==> flow/design.v <==
module sync_fifo (
    input  wire        clk,
    input  wire        reset,
    input  wire        FIFO_WR_EN,
    input  wire        FIFO_RD_EN,
    input  wire [31:0] write_data,
    output reg  [31:0] read_data,
    output wire        FIFO_FULL,
    output wire        FIFO_EMPTY
);
    localparam DEPTH      = 16;
    localparam ADDR_WIDTH = 4;            
    localparam PTR_WIDTH  = ADDR_WIDTH + 1;  
    reg [31:0] mem [0:DEPTH-1];
    reg [PTR_WIDTH-1:0] wr_ptr;    
    reg [PTR_WIDTH-1:0] rd_ptr;
    wire [ADDR_WIDTH-1:0] wr_addr = wr_ptr[ADDR_WIDTH-1:0];
    wire [ADDR_WIDTH-1:0] rd_addr = rd_ptr[ADDR_WIDTH-1:0];
    assign FIFO_EMPTY = (wr_ptr == rd_ptr);
    assign FIFO_FULL =
        (wr_addr == rd_addr) && (wr_ptr[PTR_WIDTH-1] != rd_ptr[PTR_WIDTH-1]);
    always @(posedge clk or posedge reset) begin
        if (reset) begin
            wr_ptr <= 0;
        end else begin
            if (FIFO_WR_EN && !FIFO_FULL) begin
                mem[wr_addr] <= write_data;
                wr_ptr <= wr_ptr + 1;        
            end
        end
    end
    always @(posedge clk or posedge reset) begin
        if (reset) begin
            rd_ptr <= 0;
            read_data <= 0;
        end else begin
            if (FIFO_RD_EN && !FIFO_EMPTY) begin
                read_data <= mem[rd_addr];
                rd_ptr <= rd_ptr + 1;        
            end
        end
    end
endmodule
`timescale 1ns / 1ps
module dma_controller(
    input wire clk,
    input wire reset,
    input wire trigger,
    input wire [4:0] length,
    input wire [31:0] source_address,
    input wire [31:0] destination_add,
    input wire ARREADY,
    input wire [31:0] RDATA,
    input wire RVALID,
    input wire AWREADY,
    input wire WREADY,
    input wire BVALID,
    output reg done,
    output reg [31:0] ARADDR,
    output reg ARVALID,
    output reg RREADY,
    output reg [31:0] AWADDR,
    output reg AWVALID,
    output reg [31:0] WDATA,
    output reg WVALID,
    output reg BREADY
);
    localparam READ_IDLE = 2'b00;
    localparam READ_INIT = 2'b01;
    localparam READ_WAIT = 2'b10;
    localparam READ_DATA = 2'b11;
    localparam WRITE_IDLE = 3'b000;
    localparam WRITE_WAIT = 3'b001;
    localparam WRITE_DATA = 3'b010;
    localparam WRITE_AW_HANDSHAKE = 3'b011;
    localparam WRITE_W_HANDSHAKE = 3'b100;
    localparam WRITE_RESP = 3'b101;
    localparam WRITE_STALL = 3'b110;
    reg [1:0] read_state;
    reg [2:0] write_state;
    reg [4:0] read_count, write_count;
    reg [31:0] current_read_addr, current_write_addr;
    reg [2:0] xfer_words;    
    reg fifo_write_en, fifo_read_en;
    wire fifo_full, fifo_empty;
    wire [31:0] fifo_read_data;
    reg [31:0] fifo_write_data;
    wire read_done, write_done;
    sync_fifo fifo (
        .clk(clk),
        .reset(reset),
        .FIFO_RD_EN(fifo_read_en),
        .FIFO_WR_EN(fifo_write_en),
        .write_data(fifo_write_data),
        .read_data(fifo_read_data),
        .FIFO_FULL(fifo_full),
        .FIFO_EMPTY(fifo_empty)
    );
    assign read_done = (read_count == xfer_words) && !(xfer_words == 0);
    assign write_done = (write_count == xfer_words) && !(xfer_words == 0);
    always @(posedge clk or posedge reset) begin
        if (reset) begin
            done <= 0;
        end
        else if (read_state == READ_IDLE && trigger) begin
            done <= 0;
        end
        else begin
            done <= read_done && write_done;
        end
    end    
    always @(posedge clk or posedge reset) begin
        if (reset) begin
            read_state <= READ_IDLE;
            read_count <= 0;
            xfer_words <= 0;
            ARADDR <= 0;
            ARVALID <= 0;
            RREADY <= 1;
            fifo_write_en <= 0;
        end else begin
            case (read_state)
                READ_IDLE: begin
                    ARADDR <= 0;
                    ARVALID <= 0;
                    if (trigger) begin
                        read_count <= 0;
                        xfer_words <= length[4:2];
                        current_read_addr <= source_address;
                        read_state <= READ_INIT;
                    end    
                end
                READ_INIT: begin
                    fifo_write_en <= 0;
                    if (read_count == xfer_words) begin    
                        read_state <= READ_IDLE;
                    end
                    else if (!fifo_full) begin
                        ARADDR <= current_read_addr;
                        ARVALID <= 1;
                        read_state <= READ_WAIT;
                    end
                end
                READ_WAIT: begin
                    if (ARREADY && ARVALID) begin
                        ARVALID <= 0;
                        read_state <= READ_DATA;
                    end
                end
                READ_DATA: begin
                    if (RVALID && RREADY) begin
                        fifo_write_en <= 1;
                        fifo_write_data <= RDATA;
                        read_count <= read_count + 1;
                        current_read_addr <= current_read_addr + 4;                 
                        read_state <= READ_INIT;
                    end    
                end                      
                default: read_state <= READ_IDLE;
            endcase
        end
    end
    always @(posedge clk or posedge reset) begin
        if (reset) begin
            write_state <= WRITE_IDLE;
            write_count <= 0;
            AWADDR <= 32'b0;            
            WDATA <= 32'b0;            
            AWVALID <= 0;
            WVALID <= 0;
            BREADY <= 1;
            fifo_read_en <= 0;
        end 
        else begin
            case (write_state)
                WRITE_IDLE: begin
                    AWADDR <= 32'b0;
                    WDATA <= 32'b0;
                    AWVALID <= 0;
                    WVALID <= 0;
                    if(!fifo_empty) begin
                        write_count <= 0;
                        current_write_addr <= destination_add;
                        fifo_read_en <= 1;
                        write_state <= WRITE_WAIT;
                    end
                    else if (trigger && read_state == READ_IDLE) begin
                        write_count <= 0;
                    end
                end
                WRITE_WAIT: begin
                    fifo_read_en <= 0;
                    if (write_count == xfer_words) begin   
                        write_state <= WRITE_IDLE;
                    end    
                    else begin
                        write_state <= WRITE_DATA;
                    end
                end
                WRITE_DATA: begin
                        AWADDR <= current_write_addr;
                        AWVALID <= 1;
                        WDATA <= fifo_read_data;
                        WVALID <= 1;
                        write_state <= WRITE_AW_HANDSHAKE;
                end
                WRITE_AW_HANDSHAKE: begin
                    if(AWVALID && AWREADY) begin
                        AWVALID <= 0;
                        write_state <= WRITE_W_HANDSHAKE;
                    end
                end
                WRITE_W_HANDSHAKE: begin
                    if(WVALID && WREADY) begin
                        WVALID <= 0;
                        write_state <= WRITE_RESP;
                    end
                end
                WRITE_RESP: begin
                    if(BVALID && BREADY) begin
                        write_count <= write_count + 1;
                        current_write_addr <= current_write_addr + 4;
                        if (!fifo_empty) begin
                            fifo_read_en <= 1;
                            write_state <= WRITE_WAIT;
                        end
                        else begin
                            write_state <= WRITE_STALL;
                        end
                    end
                end
                WRITE_STALL: begin
                    if (write_count == xfer_words) begin
                        write_state <= WRITE_IDLE;
                    end
                    else if (!fifo_empty) begin
                        fifo_read_en <= 1;
                        write_state <= WRITE_WAIT;
                    end
                end
                default: write_state <= WRITE_WAIT;
            endcase 
        end
    end
endmodule  
[From RTL to reports: dma_controller]
Tool output for the design above before and after an edit, in the order of the flow.
"original" refers to lines of the RTL above, "edited" to lines of the edited file.
"change": "edited" minus "original" as printed here. "relative change": 100 x difference / "original".
Library cell names are shortened.
A cell with n/a has no value.
Design
  top: dma_controller
  clock port: clk
  library: sky130hd
  corner: tt_025C_1v80

[Edit of the RTL]
Unified diff, file above to edited file.
The edit is scripted, without regard to the design's behaviour, which it may alter; it was not made to optimise anything.
begin of diff
@@ -9,5 +9,5 @@
     output wire        FIFO_EMPTY
 );
-    localparam DEPTH      = 16;
+    localparam DEPTH      = 12;
     localparam ADDR_WIDTH = 4;            
     localparam PTR_WIDTH  = ADDR_WIDTH + 1;  
end of diff

[Word-level counts]
Counts by Yosys on the flattened word-level netlist (proc, flatten, opt, wreduce). Print and check cells are left out. Cells with the same type and inputs are merged into one.
Cells by class
  bitwise logic cells: original 1, edited 1, change 0, relative change 0.00%
  add/subtract/negate cells: original 6, edited 6, change 0, relative change 0.00%
  equality and inequality tests: original 56, edited 48, change -8, relative change -14.29%
  muxes and demuxes: original 48, edited 48, change 0, relative change 0.00%
  reductions and logical operators: original 58, edited 54, change -4, relative change -6.90%
Operators by type and width
  4-bit equality test (second input constant): original 16, edited 8, change -8, relative change -50.00%
  3-bit AND reduction: original 22, edited 18, change -4, relative change -18.18%
  32-bit case mux with 16-bit select: original 1, edited 0, change -1, relative change -100.00%
  32-bit case mux with 12-bit select: original 0, edited 1, change +1
Unchanged operator kinds not shown: 40.
Word-level totals
  input bits: original 109, edited 109, change 0, relative change 0.00%
  register bits: original 770, edited 642, change -128, relative change -16.62%
  cells after elaboration: original 205, edited 189, change -16, relative change -7.80%

[Logic depth]
Longest topological path by Yosys (ltp), each cell counted once; first at word level (registers and memories cut), then after technology mapping (sequential cells cut; the memories' decode and read muxes count).
Depth
  word-level depth: original 5, edited 5, change 0, relative change 0.00%
  ABC_AREA: original 0, edited 0
  gate-level depth with buffers: original 10, edited 9, change -1, relative change -10.00%

[Mapped cells and area]
Yosys stat after the flow's synthesis: flattened, memories mapped to cells. It holds for the ABC_AREA given above (unset counts as 0); a run with the other value may have another netlist.
Cell types
  edfxtp_1: original 608, edited 480, change -128, relative change -21.05%
  nand2_1: original 226, edited 133, change -93, relative change -41.15%
  o21ai_0: original 86, edited 34, change -52, relative change -60.47%
  a22o_1: original 40, edited 83, change +43, relative change +107.50%
  nand2b_1: original 48, edited 6, change -42, relative change -87.50%
  mux2i_1: original 47, edited 5, change -42, relative change -89.36%
  a221oi_1: original 42, edited 5, change -37, relative change -88.10%
  a21oi_1: original 123, edited 93, change -30, relative change -24.39%
  a22oi_1: original 62, edited 89, change +27, relative change +43.55%
  a222oi_1: original 15, edited 42, change +27, relative change +180.00%
  clkbuf_1: original 91, edited 66, change -25, relative change -27.47%
  nand3_1: original 59, edited 36, change -23, relative change -38.98%
  nor2_1: original 133, edited 117, change -16, relative change -12.03%
  buf_1: original 24, edited 11, change -13, relative change -54.17%
  nor2b_1: original 17, edited 5, change -12, relative change -70.59%
  a31oi_1: original 12, edited 0, change -12, relative change -100.00%
  and3_1: original 20, edited 10, change -10, relative change -50.00%
  a211oi_1: original 10, edited 2, change -8, relative change -80.00%
Unchanged cell types not shown: 8.
The list need not be complete.
Mapped netlist
  synthesis area (um^2): original 31164.9, edited 25399.4, change -5765.5, relative change -18.50%
  area of sequential cells (um^2): original 22464.0, edited 18620.4, change -3843.6, relative change -17.11%
  flip-flops: original 776, edited 648, change -128, relative change -16.49%
  buffers: original 147, edited 109, change -38, relative change -25.85%
  mapped cells: original 2245, edited 1750, change -495, relative change -22.05%
By module: a second synthesis without flattening, with its own total; a netlist apart from the flattened one above.
Second synthesis, totals
  cell total of the unflattened synthesis: original 2175, edited 1759, change -416, relative change -19.13%
  area (unflattened synthesis) (um^2): original 30957.2, edited 25903.6, change -5053.6, relative change -16.32%
Rows give one instance, submodules left out.
Modules, original
  sync_fifo: area 21146.5 um^2, cells 1316, instances 1
  dma_controller: area 9810.7 um^2, cells 859, instances 1
Modules, edited
  sync_fifo: area 16092.9 um^2, cells 900, instances 1
  dma_controller: area 9810.7 um^2, cells 859, instances 1

[Worst setup path after synthesis]
Path of least setup slack by OpenSTA after synthesis, without wires, with an ideal clock, recovery checks aside; 20% of the period is set as input and as output delay. Where synthesis merged equal registers, the netlist keeps one of their names.
Path after synthesis
  path type: original input-to-reg, edited input-to-reg
  from: original input reset, edited input reset
  to: original register fifo.mem[12][0], edited register fifo.mem[2][0]
  data arrival time (ps): original 6427, edited 7925, change +1498, relative change +23.31%
  delay of the path (ps): original 6048, edited 7626, change +1578, relative change +26.09%
  period (ps): original 4000, edited 4000, change 0, relative change 0.00%
  external input delay (ps): original 800, edited 800, change 0, relative change 0.00%
  buffers on the path: original 0, edited 0, change 0
  setup slack (ps): original -2849, edited -4426, change -1577
  stages: original 3, edited 3, change 0, relative change 0.00%
  time at the first pin (ps): original 800, edited 800, change 0, relative change 0.00%
  synthesis period reached (ps): original 6849, edited 8426, change +1577, relative change +23.03%
"delay of the path" is the arrival time less input delay plus setup time.
"stages" counts driving pins, that of a launching flip-flop among them; a cell with two outputs on the path counts twice.
"synthesis period reached" = period - worst setup slack (recovery checks aside). The figure is calculated, with input and output delays left at 20% of the set period.
The rows between start and end are the longest chain of elaborated cells between them; the timing report does not say that the signal goes this way. Where chains are equally long, one stands for them.
Each line given opens the expression or statement behind the cell; cells for indexed reads and writes are added by Yosys, which also makes memories of some case tables.
On the way, after synthesis, original
  cell sequence: inv_1 -> nand3_1 -> nor2_1
  length of the longest elaborated chain: 2
  elaborated cells between the ends (all ways): 2
  classes of those cells: logic (1); reduce/logical (1)
Ends and longest elaborated chain, after synthesis, original
  start: declaration: RTL line 47  | input wire reset,
  1-bit NOT
  3-bit AND reduction
  end: assignment: RTL line 27  | mem[wr_addr] <= write_data;
  end: declaration: RTL line 14  | reg [31:0] mem [0:DEPTH-1];
On the way, after synthesis, edited
  cell sequence: inv_1 -> nand2_1 -> nor4_1
  length of the longest elaborated chain: 2
  elaborated cells between the ends (all ways): 2
  classes of those cells: logic (1); reduce/logical (1)
Ends and longest elaborated chain, after synthesis, edited
  start: declaration: RTL line 47  | input wire reset,
  1-bit NOT
  3-bit AND reduction
  end: assignment: RTL line 27  | mem[wr_addr] <= write_data;
  end: declaration: RTL line 14  | reg [31:0] mem [0:DEPTH-1];

[Path in the finished layout]
Path of least setup slack in the final report of the runs of pair A (OpenROAD, finished layout, wires in). Where an end is a register, its clock arrival counts in the times.
The path's times are printed in steps of 10 ps; the period is the one set.
Path after layout
  path type: original reg-to-reg, edited reg-to-reg
  from: original register fifo.rd_ptr[2], edited register fifo.rd_ptr[2]
  to: original register fifo.mem[7][27], edited register fifo.read_data[21]
  time at the first pin (ps): original 600, edited 610, change +10, relative change +1.67%
  stages: original 7, edited 10, change +3, relative change +42.86%
  buffers on the path: original 1, edited 2, change +1, relative change +100.00%
  period (ps): original 2900, edited 2900, change 0, relative change 0.00%
  setup slack (ps): original 250, edited 440, change +190
  data arrival time (ps): original 2930, edited 2990, change +60, relative change +2.05%
The rows between start and end are the longest chain of elaborated cells between them; the timing report does not say that the signal goes this way. Where chains are equally long, one stands for them.
On the way, after layout, original
  cell sequence: dfrtp_4 -> xnor2_1 -> and4_1 -> a21boi_2 -> nand2_1 -> nor2_4 -> buf_4
  length of the longest elaborated chain: 5
  elaborated cells between the ends (all ways): 5
  classes of those cells: eq/ne (1); reduce/logical (4)
Ends and longest elaborated chain, after layout, original
  start: declaration: RTL line 16  | reg [PTR_WIDTH-1:0] rd_ptr;
  start: assignment: RTL line 34  | rd_ptr <= 0;
  start: assignment: RTL line 39  | rd_ptr <= rd_ptr + 1;
  4-bit equality test: RTL line 21  | (wr_addr == rd_addr) && (wr_ptr[PTR_WIDTH-1] != rd_ptr[PTR_WIDTH-1]);
  1-bit logical AND: RTL line 21
  1-bit zero test: RTL line 26  | if (FIFO_WR_EN && !FIFO_FULL) begin
  1-bit logical AND: RTL line 26
  3-bit AND reduction
  end: assignment: RTL line 27  | mem[wr_addr] <= write_data;
  end: declaration: RTL line 14  | reg [31:0] mem [0:DEPTH-1];
On the way, after layout, edited
  cell sequence: dfrtp_1 -> inv_1 -> ha_1 -> nor4_1 -> nor2_4 -> buf_4 -> o211ai_1 -> o22ai_1 -> buf_4 -> o21ai_0
  length of the longest elaborated chain: 3
  elaborated cells between the ends (all ways): 16
  classes of those cells: eq/ne (12); mux (1); reduce/logical (3)
Ends and longest elaborated chain, after layout, edited
  start: declaration: RTL line 16  | reg [PTR_WIDTH-1:0] rd_ptr;
  start: assignment: RTL line 34  | rd_ptr <= 0;
  start: assignment: RTL line 39  | rd_ptr <= rd_ptr + 1;
  5-bit equality test: RTL line 19  | assign FIFO_EMPTY = (wr_ptr == rd_ptr);
  1-bit zero test: RTL line 37  | if (FIFO_RD_EN && !FIFO_EMPTY) begin
  1-bit logical AND: RTL line 37
  end: assignment: RTL line 35  | read_data <= 0;
  end: assignment: RTL line 38  | read_data <= mem[rd_addr];
  end: declaration: RTL line 7  | output reg  [31:0] read_data,

[Measured runs]
Runs of the flow (Yosys, OpenROAD) on both versions; the two runs of a pair have the same settings. The constraints put input and output delay at 20% of the set period each and load the outputs with 0.01 pF.
Settings, pair A
  CORE_UTILIZATION: 40
  period_ns: 2.9
  CAP_MARGIN: 20
  CORE_MARGIN: 2
  SLEW_MARGIN: 20
Final reports, pair A
  total negative slack (ps): original 0, edited 0, change 0
  standard-cell area of the final layout (um^2): original 37866.3, edited 31286.3, change -6580.0, relative change -17.38%
  utilization: original 0.49, edited 0.497, change +0.007
  netlist area reported by Yosys (um^2): original 31164.9, edited 25399.4, change -5765.5, relative change -18.50%
  setup slack of the worst path (ps): original 251, edited 437, change +186
  full die area (um^2): original 80159.8, edited 65530.9, change -14628.9, relative change -18.25%
Settings, pair B
  CAP_MARGIN: 15
  CORE_MARGIN: 4
  CORE_UTILIZATION: 65
  GPL_ROUTABILITY_DRIVEN: 0
  GPL_TIMING_DRIVEN: 0
  HOLD_SLACK_MARGIN: -0.09
  MAX_ROUTING_LAYER: met5
  SETUP_SLACK_MARGIN: 1.21
  period_ns: 4.28
  SLEW_MARGIN: 20
Final reports, pair B
  total negative slack (ps): original 0, edited 0, change 0
  standard-cell area of the final layout (um^2): original 37694.9, edited 30862.1, change -6832.8, relative change -18.13%
  utilization: original 0.803, edited 0.799, change -0.004
  netlist area reported by Yosys (um^2): original 31164.9, edited 25399.4, change -5765.5, relative change -18.50%
  setup slack of the worst path (ps): original 984, edited 1246, change +262
  full die area (um^2): original 51513.1, edited 42302.2, change -9210.9, relative change -17.88%
